==> flow/design.v <==
package calc_pkg;
    typedef struct packed {
        logic on;
        logic off;
        logic mem_rc;
        logic mem_sub;
        logic mem_add;
        logic op_percent;
        logic op_sqrt;
        logic op_div;
        logic op_mul;
        logic op_sub;
        logic op_add;
        logic op_eq;
        logic dot;
        logic num_1;
        logic num_2;
        logic num_3;
        logic num_4;
        logic num_5;
        logic num_6;
        logic num_7;
        logic num_8;
        logic num_9;
        logic num_0;
    } buttons_t;
    typedef enum logic [4:0] {
        B_NONE,          
        B_ON,            
        B_OFF,           
        B_MEM_RC,        
        B_MEM_SUB,       
        B_MEM_ADD,       
        B_OP_PERCENT,    
        B_OP_SQRT,       
        B_OP_DIV,        
        B_OP_MUL,        
        B_OP_SUB,        
        B_OP_ADD,        
        B_OP_EQ,         
        B_DOT,           
        B_NUM_1,         
        B_NUM_2,         
        B_NUM_3,         
        B_NUM_4,         
        B_NUM_5,         
        B_NUM_6,         
        B_NUM_7,         
        B_NUM_8,         
        B_NUM_9,         
        B_NUM_0,         
        B_UNKNOWN        
    } active_button_t;
    function automatic logic isNumberButton(active_button_t active_button);
        isNumberButton = ((active_button >= calc_pkg::B_NUM_1) && (active_button <= calc_pkg::B_NUM_0));
    endfunction
    function automatic logic isOpButton(active_button_t active_button);
        isOpButton = ((active_button >= calc_pkg::B_OP_DIV) && (active_button <= calc_pkg::B_OP_ADD));
    endfunction
    function automatic logic isEqButton(active_button_t active_button);
        isEqButton = (active_button == calc_pkg::B_OP_EQ);
    endfunction
    function automatic logic isDotButton(active_button_t active_button);
        isDotButton = (active_button == calc_pkg::B_DOT);
    endfunction
    typedef logic [3:0] bcd_t;
    function automatic logic [6:0] bcd2segments(bcd_t bcd);
        unique case (bcd)
            4'd0: bcd2segments = 7'b1111110;
            4'd1: bcd2segments = 7'b0110000;
            4'd2: bcd2segments = 7'b1101101;
            4'd3: bcd2segments = 7'b1111001;
            4'd4: bcd2segments = 7'b0110011;
            4'd5: bcd2segments = 7'b1011011;
            4'd6: bcd2segments = 7'b1011111;
            4'd7: bcd2segments = 7'b1110000;
            4'd8: bcd2segments = 7'b1111111;
            4'd9: bcd2segments = 7'b1111011;
            default: bcd2segments = 7'bxxxxxxx;
        endcase
    endfunction
    typedef enum logic [1:0] {
        OP_NONE,
        OP_ADD,
        OP_MUL,
        OP_DIV
    } op_t;
    function automatic op_t button2op(active_button_t active_button);
        unique case (active_button)
            calc_pkg::B_OP_DIV: button2op = calc_pkg::OP_DIV;
            calc_pkg::B_OP_MUL: button2op = calc_pkg::OP_MUL;
            calc_pkg::B_OP_SUB: button2op = calc_pkg::OP_ADD;
            calc_pkg::B_OP_ADD: button2op = calc_pkg::OP_ADD;
            default: button2op = calc_pkg::OP_NONE;
        endcase
    endfunction
    function automatic bcd_t button2bcd(active_button_t active_button);
        unique case (active_button)
            calc_pkg::B_NUM_1: button2bcd = 1;
            calc_pkg::B_NUM_2: button2bcd = 2;
            calc_pkg::B_NUM_3: button2bcd = 3;
            calc_pkg::B_NUM_4: button2bcd = 4;
            calc_pkg::B_NUM_5: button2bcd = 5;
            calc_pkg::B_NUM_6: button2bcd = 6;
            calc_pkg::B_NUM_7: button2bcd = 7;
            calc_pkg::B_NUM_8: button2bcd = 8;
            calc_pkg::B_NUM_9: button2bcd = 9;
            calc_pkg::B_NUM_0: button2bcd = 0;
            default: button2bcd = 0;
        endcase
    endfunction
    parameter NumDigits = 8;
    typedef logic unsigned [$clog2(NumDigits)-1:0] exponent_t;
    typedef struct packed {
        logic error;
        logic sign;
        exponent_t exponent;
        bcd_t [NumDigits-1:0] significand;
    } num_t;
    function automatic num_t neg(num_t num);
        neg = num;
        neg.sign = !num.sign;
    endfunction
endpackage
module alu_add (
    input   logic           clk_i,
    input   logic           rst_i,
    input   logic [36:0]    left_i,      
    input   logic [36:0]    right_i,     
    output  logic           in_ready_o,
    input   logic           in_valid_i,
    output  logic [36:0]    result_o,    
    input   logic           out_ready_i,
    output  logic           out_valid_o
);
typedef enum logic [1:0] {
    S_IDLE,
    S_NORMALIZE,
    S_ADD,
    S_RENORMALIZE
} state_t;
state_t state_d, state_q;
logic [$clog2(calc_pkg::NumDigits):0] counter_d, counter_q;
logic in_ready_d, in_ready_q;
logic out_valid_d, out_valid_q;
assign out_valid_o = out_valid_q;
assign in_ready_o = in_ready_q;
calc_pkg::num_t left_d, left_q;
calc_pkg::num_t right_d, right_q;
calc_pkg::num_t result_d, result_q;
calc_pkg::bcd_t result_extra_d, result_extra_q;
logic carryborrow_d, carryborrow_q;
assign result_o = out_valid_q ? result_q : '0;
logic [4:0] nibble_sum;
always_comb begin
    nibble_sum = 'x;
    carryborrow_d = carryborrow_q;
    if (state_q != S_ADD) begin
        carryborrow_d = 0;
    end else if (left_q.sign == right_q.sign) begin
        nibble_sum =
            left_q.significand[counter_q]
            + right_q.significand[counter_q]
            + 4'(carryborrow_q);
        if (nibble_sum >= 10) begin
            nibble_sum += 6;
        end
        carryborrow_d = nibble_sum[4];
    end else begin
        if (left_q.significand > right_q.significand) begin
            nibble_sum =
                6'(left_q.significand[counter_q])
                - 6'(right_q.significand[counter_q])
                - 6'(carryborrow_q);
        end else begin
            nibble_sum =
                6'(right_q.significand[counter_q])
                - 6'(left_q.significand[counter_q])
                - 6'(carryborrow_q);
        end
        carryborrow_d = nibble_sum[4];
        if ($signed(nibble_sum) < 0) begin
            nibble_sum += 10;
        end
    end
end
always_comb begin
    state_d = state_q;
    out_valid_d = out_valid_q;
    in_ready_d = in_ready_q;
    counter_d = counter_q;
    left_d = left_q;
    right_d = right_q;
    result_d = result_q;
    result_extra_d = result_extra_q;
    unique case (state_q)
        S_IDLE: begin
            result_d = '0;
            if (in_valid_i) begin
                left_d = left_i;
                right_d = right_i;
                state_d = S_NORMALIZE;
                in_ready_d = 0;
            end
        end
        S_NORMALIZE: begin
            if (left_q.exponent < right_q.exponent) begin
                left_d.significand = (left_q.significand >> 4);
                left_d.exponent++;
            end else if (left_q.exponent > right_q.exponent) begin
                right_d.significand = (right_q.significand >> 4);
                right_d.exponent++;
            end else begin
                state_d = S_ADD;
                counter_d = 0;
            end
        end
        S_ADD: begin
            result_d.exponent = left_q.exponent;
            if (left_q.sign == right_q.sign) begin
                result_extra_d = carryborrow_d;
            end
            if (left_q.significand > right_q.significand) begin
                result_d.sign = left_q.sign;
            end else begin
                result_d.sign = right_q.sign;
            end
            result_d.significand[counter_q] = 4'(nibble_sum);
            counter_d++;
            if (counter_d == calc_pkg::NumDigits) begin
                state_d = S_RENORMALIZE;
            end
        end
        S_RENORMALIZE: begin
            if (result_extra_q != '0) begin  
                result_extra_d = '0;
                result_d.significand = ({result_extra_q, result_q.significand} >> 4);
                result_d.exponent++;
                if (result_d.exponent == 0)
                    result_d.error = 1;
            end else if ((result_q.exponent != 0) && (result_q.significand[calc_pkg::NumDigits-1] == 0)) begin  
                result_d.significand = (result_q.significand << 4);
                result_d.exponent--;
            end else begin  
                out_valid_d = 1;
                if (result_d.significand == 0)
                    result_d.sign = 0;
                if (out_valid_q && out_ready_i) begin
                    state_d = S_IDLE;
                    out_valid_d = 0;
                    in_ready_d = 1;
                    result_d = '0;
                end
            end
        end
    endcase
end
always_ff @(posedge clk_i) begin
    if (rst_i) begin
        state_q <= S_IDLE;
        out_valid_q <= 0;
        in_ready_q <= 1;
        counter_q <= '0;
        left_q <= '0;
        right_q <= '0;
        result_q <= '0;
        result_extra_q <= '0;
        carryborrow_q <= 0;
    end else begin
        state_q <= state_d;
        out_valid_q <= out_valid_d;
        in_ready_q <= in_ready_d;
        counter_q <= counter_d;
        left_q <= left_d;
        right_q <= right_d;
        result_q <= result_d;
        result_extra_q <= result_extra_d;
        carryborrow_q <= carryborrow_d;
    end
end
endmodule
* Reports on alu_add
What the tools print for alu_add, step after step.
Lines are those of the file above, counted from 1.
Operators: Yosys type, input widths -> output width; for muxes data width and select width s.
The mark -- stands for no value.
- Top :: alu_add
- Clock port :: clk_i
- Standard-cell library :: sky130hd
- Timing corner :: tt_025C_1v80

* Word level
Yosys after proc, flatten, opt, wreduce and memory -nomap, before mapping. Memory bits, and registers merged into a memory's read port (data or address), are not among the register bits. Print and check cells are not counted. Equal cells are merged and count once.
- Input port bits :: 78
- Cells after elaboration :: 152
- Register bits :: 122
- Shift operators :: 4
- Reduce/logical cells :: 25
- $lt $le $gt $ge :: 5
- Eq/ne operators :: 22
- Bitwise operators :: 10
- Add/sub/neg operators :: 14
- Multiplexer cells :: 59
** Operator list (number)
- $pmux 35 s2 :: 2
- $mux 32 :: 4
- $pmux 32 s3 :: 1
- $mux 37 :: 2
- $mux 36 :: 2
- $shiftx 32x7->4 :: 2
- $mux 35 :: 1
- $shift 4x33->32 :: 1
- $shift 4x33->32 const A :: 1
- $neg 6->33 :: 1
- $gt 32x32->1 :: 1
- $and 32x32->32 :: 1
- $or 32x32->32 :: 1
- $not 32->32 :: 1
- $logic_not 32->1 :: 1
- $mux 4 :: 7
- $ne 2x2->1 const B :: 12
- $mux 5 :: 4
- $mux 1 :: 17
- $pmux 4 s2 :: 2
- $mux 2 :: 8
- $ne 3x3->1 const B :: 4
- $reduce_and 3->1 :: 4
- $reduce_and 4->1 :: 3
- $mux 3 :: 4
- $sub 4x4->5 :: 2
- $sub 5x2->5 :: 2
- $add 3x1->3 const B :: 3
Other operator kinds: 31; their cells: 45.

* Depth
Yosys ltp: most cells in a row. Word level: on the elaborated netlist, between registers, memories and ports. Mapped: between sequential cells and ports; inverters and the memories' decode and read muxes count.
- Depth in word-level cells :: 13
- ABC_AREA :: 0
- Depth in mapped cells :: 19
- Mapped depth without buffers :: 17

* Mapped cells and area
Yosys stat after the flow's synthesis: flattened, memories mapped to cells. It holds for the ABC_AREA given above (unset counts as 0); a run with the other value may have another netlist.
- Cell area after synthesis :: 8692.1 um^2
- Mapped flip-flops :: 121
- Buffer cells :: 67
- Area of sequential cells :: 2422.3 um^2
- Standard cells after synthesis :: 1028
** Cells by type (number)
- sky130_fd_sc_hd__dfxtp_1 :: 121
- sky130_fd_sc_hd__ha_1 :: 60
- sky130_fd_sc_hd__mux2i_1 :: 62
- sky130_fd_sc_hd__a211oi_1 :: 72
- sky130_fd_sc_hd__nor2_1 :: 114
- sky130_fd_sc_hd__mux4_2 :: 16
- sky130_fd_sc_hd__a21oi_1 :: 57
- sky130_fd_sc_hd__and2_1 :: 42
- sky130_fd_sc_hd__inv_1 :: 68
- sky130_fd_sc_hd__nand2_1 :: 68
- sky130_fd_sc_hd__a22oi_1 :: 28
- sky130_fd_sc_hd__clkbuf_1 :: 48
- sky130_fd_sc_hd__o21ai_0 :: 29
- sky130_fd_sc_hd__xnor2_1 :: 16
- sky130_fd_sc_hd__fa_1 :: 6
- sky130_fd_sc_hd__nand2b_1 :: 17
- sky130_fd_sc_hd__nand3_1 :: 19
- sky130_fd_sc_hd__o41ai_1 :: 9
Not listed: further types 59, cells in them 176.

* Timing after synthesis
Source: OpenSTA report_checks on the synthesized netlist (no wires, ideal clock, input and output delay 20% of the period each), path of least setup slack; recovery checks are left aside. Register names are those of the netlist, which keeps one name where synthesis merged equal registers.
- Kind :: reg2reg
- From :: reg counter_q[0]
- To :: reg result_q
- Time at the first pin :: 0.000 ns
- Delay of the path :: 4.118 ns
- Period :: 10.0 ns
- Library setup time :: 0.116 ns
- Slack :: 5.882 ns
- Data required time :: 9.884 ns
- Path buffers :: 2
- Stages :: 18
- Arrival time :: 4.002 ns
- Synthesis period reached :: 4.118 ns
"delay of the path" is the arrival time less input delay plus setup time.
"stages": output pins that drive a net of the path, with the launching flip-flop's if there is one; two outputs of one cell count as two.
"synthesis period reached" = period - worst setup slack (recovery checks aside). The figure is calculated, with input and output delays left at 20% of the set period.
An end named without its bit number is one bit of that signal or, where synthesis recoded a state register, one of its new flip-flops.
The rows between start and end are the longest chain of elaborated cells between them; the timing report does not say that the signal goes this way. Where chains are equally long, one stands for them.
Each line given opens the expression or statement behind the cell; cells for indexed reads and writes are added by Yosys, which also makes memories of some case tables.
- Cell sequence :: sky130_fd_sc_hd__dfxtp_1 -> sky130_fd_sc_hd__buf_4 -> sky130_fd_sc_hd__buf_4 -> sky130_fd_sc_hd__mux4_2 -> sky130_fd_sc_hd__nand2_1 -> sky130_fd_sc_hd__nand2_1 -> sky130_fd_sc_hd__nand2_1 -> sky130_fd_sc_hd__inv_1 -> sky130_fd_sc_hd__fa_1 -> sky130_fd_sc_hd__inv_1 -> sky130_fd_sc_hd__fa_1 -> sky130_fd_sc_hd__ha_1 -> sky130_fd_sc_hd__inv_1 -> sky130_fd_sc_hd__a2111oi_2 -> sky130_fd_sc_hd__a211oi_2 -> sky130_fd_sc_hd__mux2i_4 -> sky130_fd_sc_hd__o21ai_0 -> sky130_fd_sc_hd__a41o_1
- Cells in the longest elaborated chain :: 13
- Elaborated cells on any way between the ends :: 26
- Classes of those cells :: add/sub: 9; compare: 2; shift: 4; mux: 8; logic: 3
** Ends and longest elaborated chain, after synthesis
- start: declaration :: line 143 : logic [$clog2(calc_pkg::NumDigits):0] counter_d, counter_q;
- start: assignment :: line 263 : counter_q <= '0;
- start: assignment :: line 273 : counter_q <= counter_d;
- $shiftx 32x7->4 :: line 177 : 6'(right_q.significand[counter_q])
- $sub 4x4->5 :: line 177
- $sub 5x2->5 :: line 177
- $mux 5 :: line 170 : if (left_q.significand > right_q.significand) begin
- $mux 5 :: line 160 : end else if (left_q.sign == right_q.sign) begin
- $mux 5 :: line 158 : if (state_q != S_ADD) begin
- $add 4x4->4 :: line 183 : nibble_sum += 10;
- $mux 4 :: line 182 : if ($signed(nibble_sum) < 0) begin
- $mux 4 :: line 160
- $mux 4 :: line 158
- $shift 4x33->32 :: line 228 : result_d.significand[counter_q] = 4'(nibble_sum);
- $or 32x32->32 :: line 228
- $pmux 32 s3 :: line 196 : unique case (state_q)
- end: assignment :: line 266 : result_q <= '0;
- end: assignment :: line 276 : result_q <= result_d;
- end: declaration :: line 150 : calc_pkg::num_t result_d, result_q;

* Worst path after layout
Path of least setup slack in the final report of flow run 1 (OpenROAD, finished layout, wires in). Where an end is a register, its clock arrival counts in the times.
- Kind :: reg2reg
- From :: reg counter_q[0]
- To :: reg result_q
- Data required time :: 7.07 ns
- Arrival time :: 5.15 ns
- Slack :: 1.92 ns
- Time at the first pin :: 0.42 ns
- Stages :: 19
- Period :: 6.79 ns
- Library setup time :: 0.13 ns
- Path buffers :: 1
An end named without its bit number is one bit of that signal or, where synthesis recoded a state register, one of its new flip-flops.
The rows between start and end are the longest chain of elaborated cells between them; the timing report does not say that the signal goes this way. Where chains are equally long, one stands for them.
- Cell sequence :: sky130_fd_sc_hd__dfxtp_1 -> sky130_fd_sc_hd__buf_4 -> sky130_fd_sc_hd__mux4_2 -> sky130_fd_sc_hd__nand2_1 -> sky130_fd_sc_hd__nand2_1 -> sky130_fd_sc_hd__nand2_1 -> sky130_fd_sc_hd__inv_1 -> sky130_fd_sc_hd__fa_1 -> sky130_fd_sc_hd__fa_1 -> sky130_fd_sc_hd__mux2i_1 -> sky130_fd_sc_hd__xnor2_1 -> sky130_fd_sc_hd__ha_1 -> sky130_fd_sc_hd__inv_1 -> sky130_fd_sc_hd__a21oi_1 -> sky130_fd_sc_hd__a31oi_1 -> sky130_fd_sc_hd__xnor2_1 -> sky130_fd_sc_hd__nand3_1 -> sky130_fd_sc_hd__a31oi_2 -> sky130_fd_sc_hd__o21ai_1
- Cells in the longest elaborated chain :: 13
- Elaborated cells on any way between the ends :: 26
- Classes of those cells :: add/sub: 9; compare: 2; shift: 4; mux: 8; logic: 3
** Ends and longest elaborated chain, post-layout
- start: declaration :: line 143 : logic [$clog2(calc_pkg::NumDigits):0] counter_d, counter_q;
- start: assignment :: line 263 : counter_q <= '0;
- start: assignment :: line 273 : counter_q <= counter_d;
- $shiftx 32x7->4 :: line 177 : 6'(right_q.significand[counter_q])
- $sub 4x4->5 :: line 177
- $sub 5x2->5 :: line 177
- $mux 5 :: line 170 : if (left_q.significand > right_q.significand) begin
- $mux 5 :: line 160 : end else if (left_q.sign == right_q.sign) begin
- $mux 5 :: line 158 : if (state_q != S_ADD) begin
- $add 4x4->4 :: line 183 : nibble_sum += 10;
- $mux 4 :: line 182 : if ($signed(nibble_sum) < 0) begin
- $mux 4 :: line 160
- $mux 4 :: line 158
- $shift 4x33->32 :: line 228 : result_d.significand[counter_q] = 4'(nibble_sum);
- $or 32x32->32 :: line 228
- $pmux 32 s3 :: line 196 : unique case (state_q)
- end: assignment :: line 266 : result_q <= '0;
- end: assignment :: line 276 : result_q <= result_d;
- end: declaration :: line 150 : calc_pkg::num_t result_d, result_q;

Lab notebook: alu_add

Stored flow runs of alu_add (3 of them; Yosys, OpenROAD, sky130hd). They differ in their settings and are not a sequence. Constraints: input delay and output delay 20% of the set period each, output load 0.01 pF.
"allowed time less slack (worst setup path)" = time allowed to the worst setup path (clock period - input delay - output delay, where it has them) - its slack; a late launch clock adds to it, a late capture clock takes from it.
"total power after layout" rests on the timing tool's default activity at the inputs, not on a simulated workload.

** Flow run 1
- Settings :: CORE_UTILIZATION=40; period_ns=6.79; CAP_MARGIN=20; CORE_MARGIN=2; SLEW_MARGIN=20
- Chip area after synthesis (Yosys) :: 8692.1 um^2
- Full die area :: 22925.0 um^2
- Utilization :: 50.1 %
- Worst slack on setup checks :: 1.921 ns
- Total negative setup slack :: 0.000 ns
- Final worst hold slack :: 0.472 ns
- Total power after layout :: 0.002991 W
- Allowed time less slack (worst setup path) :: 4.87 ns
- Class of the worst setup path :: reg2reg

** Flow run 2
- Settings :: CORE_UTILIZATION=40; SETUP_SLACK_MARGIN=0.88; period_ns=4.76; CAP_MARGIN=20; CORE_MARGIN=2; SLEW_MARGIN=20
- Chip area after synthesis (Yosys) :: 8692.1 um^2
- Full die area :: 22925.0 um^2
- Utilization :: 52.3 %
- Worst slack on setup checks :: 0.919 ns
- Total negative setup slack :: 0.000 ns
- Final worst hold slack :: 0.484 ns
- Total power after layout :: 0.004626 W
- Allowed time less slack (worst setup path) :: 3.84 ns
- Class of the worst setup path :: reg2reg

** Flow run 3
- Settings :: CAP_MARGIN=15; CELL_PAD_IN_SITES_GLOBAL_PLACEMENT=2; CORE_ASPECT_RATIO=0.76; CORE_MARGIN=3; CORE_UTILIZATION=56; CTS_CLUSTER_SIZE=56; GPL_ROUTABILITY_DRIVEN=0; PLACE_DENSITY_LB_ADDON=0.15; SETUP_SLACK_MARGIN=0.23; SLEW_MARGIN=10; TNS_END_PERCENT=40; period_ns=2.96
- Outcome :: unfinished; error FLW-0024 in placement
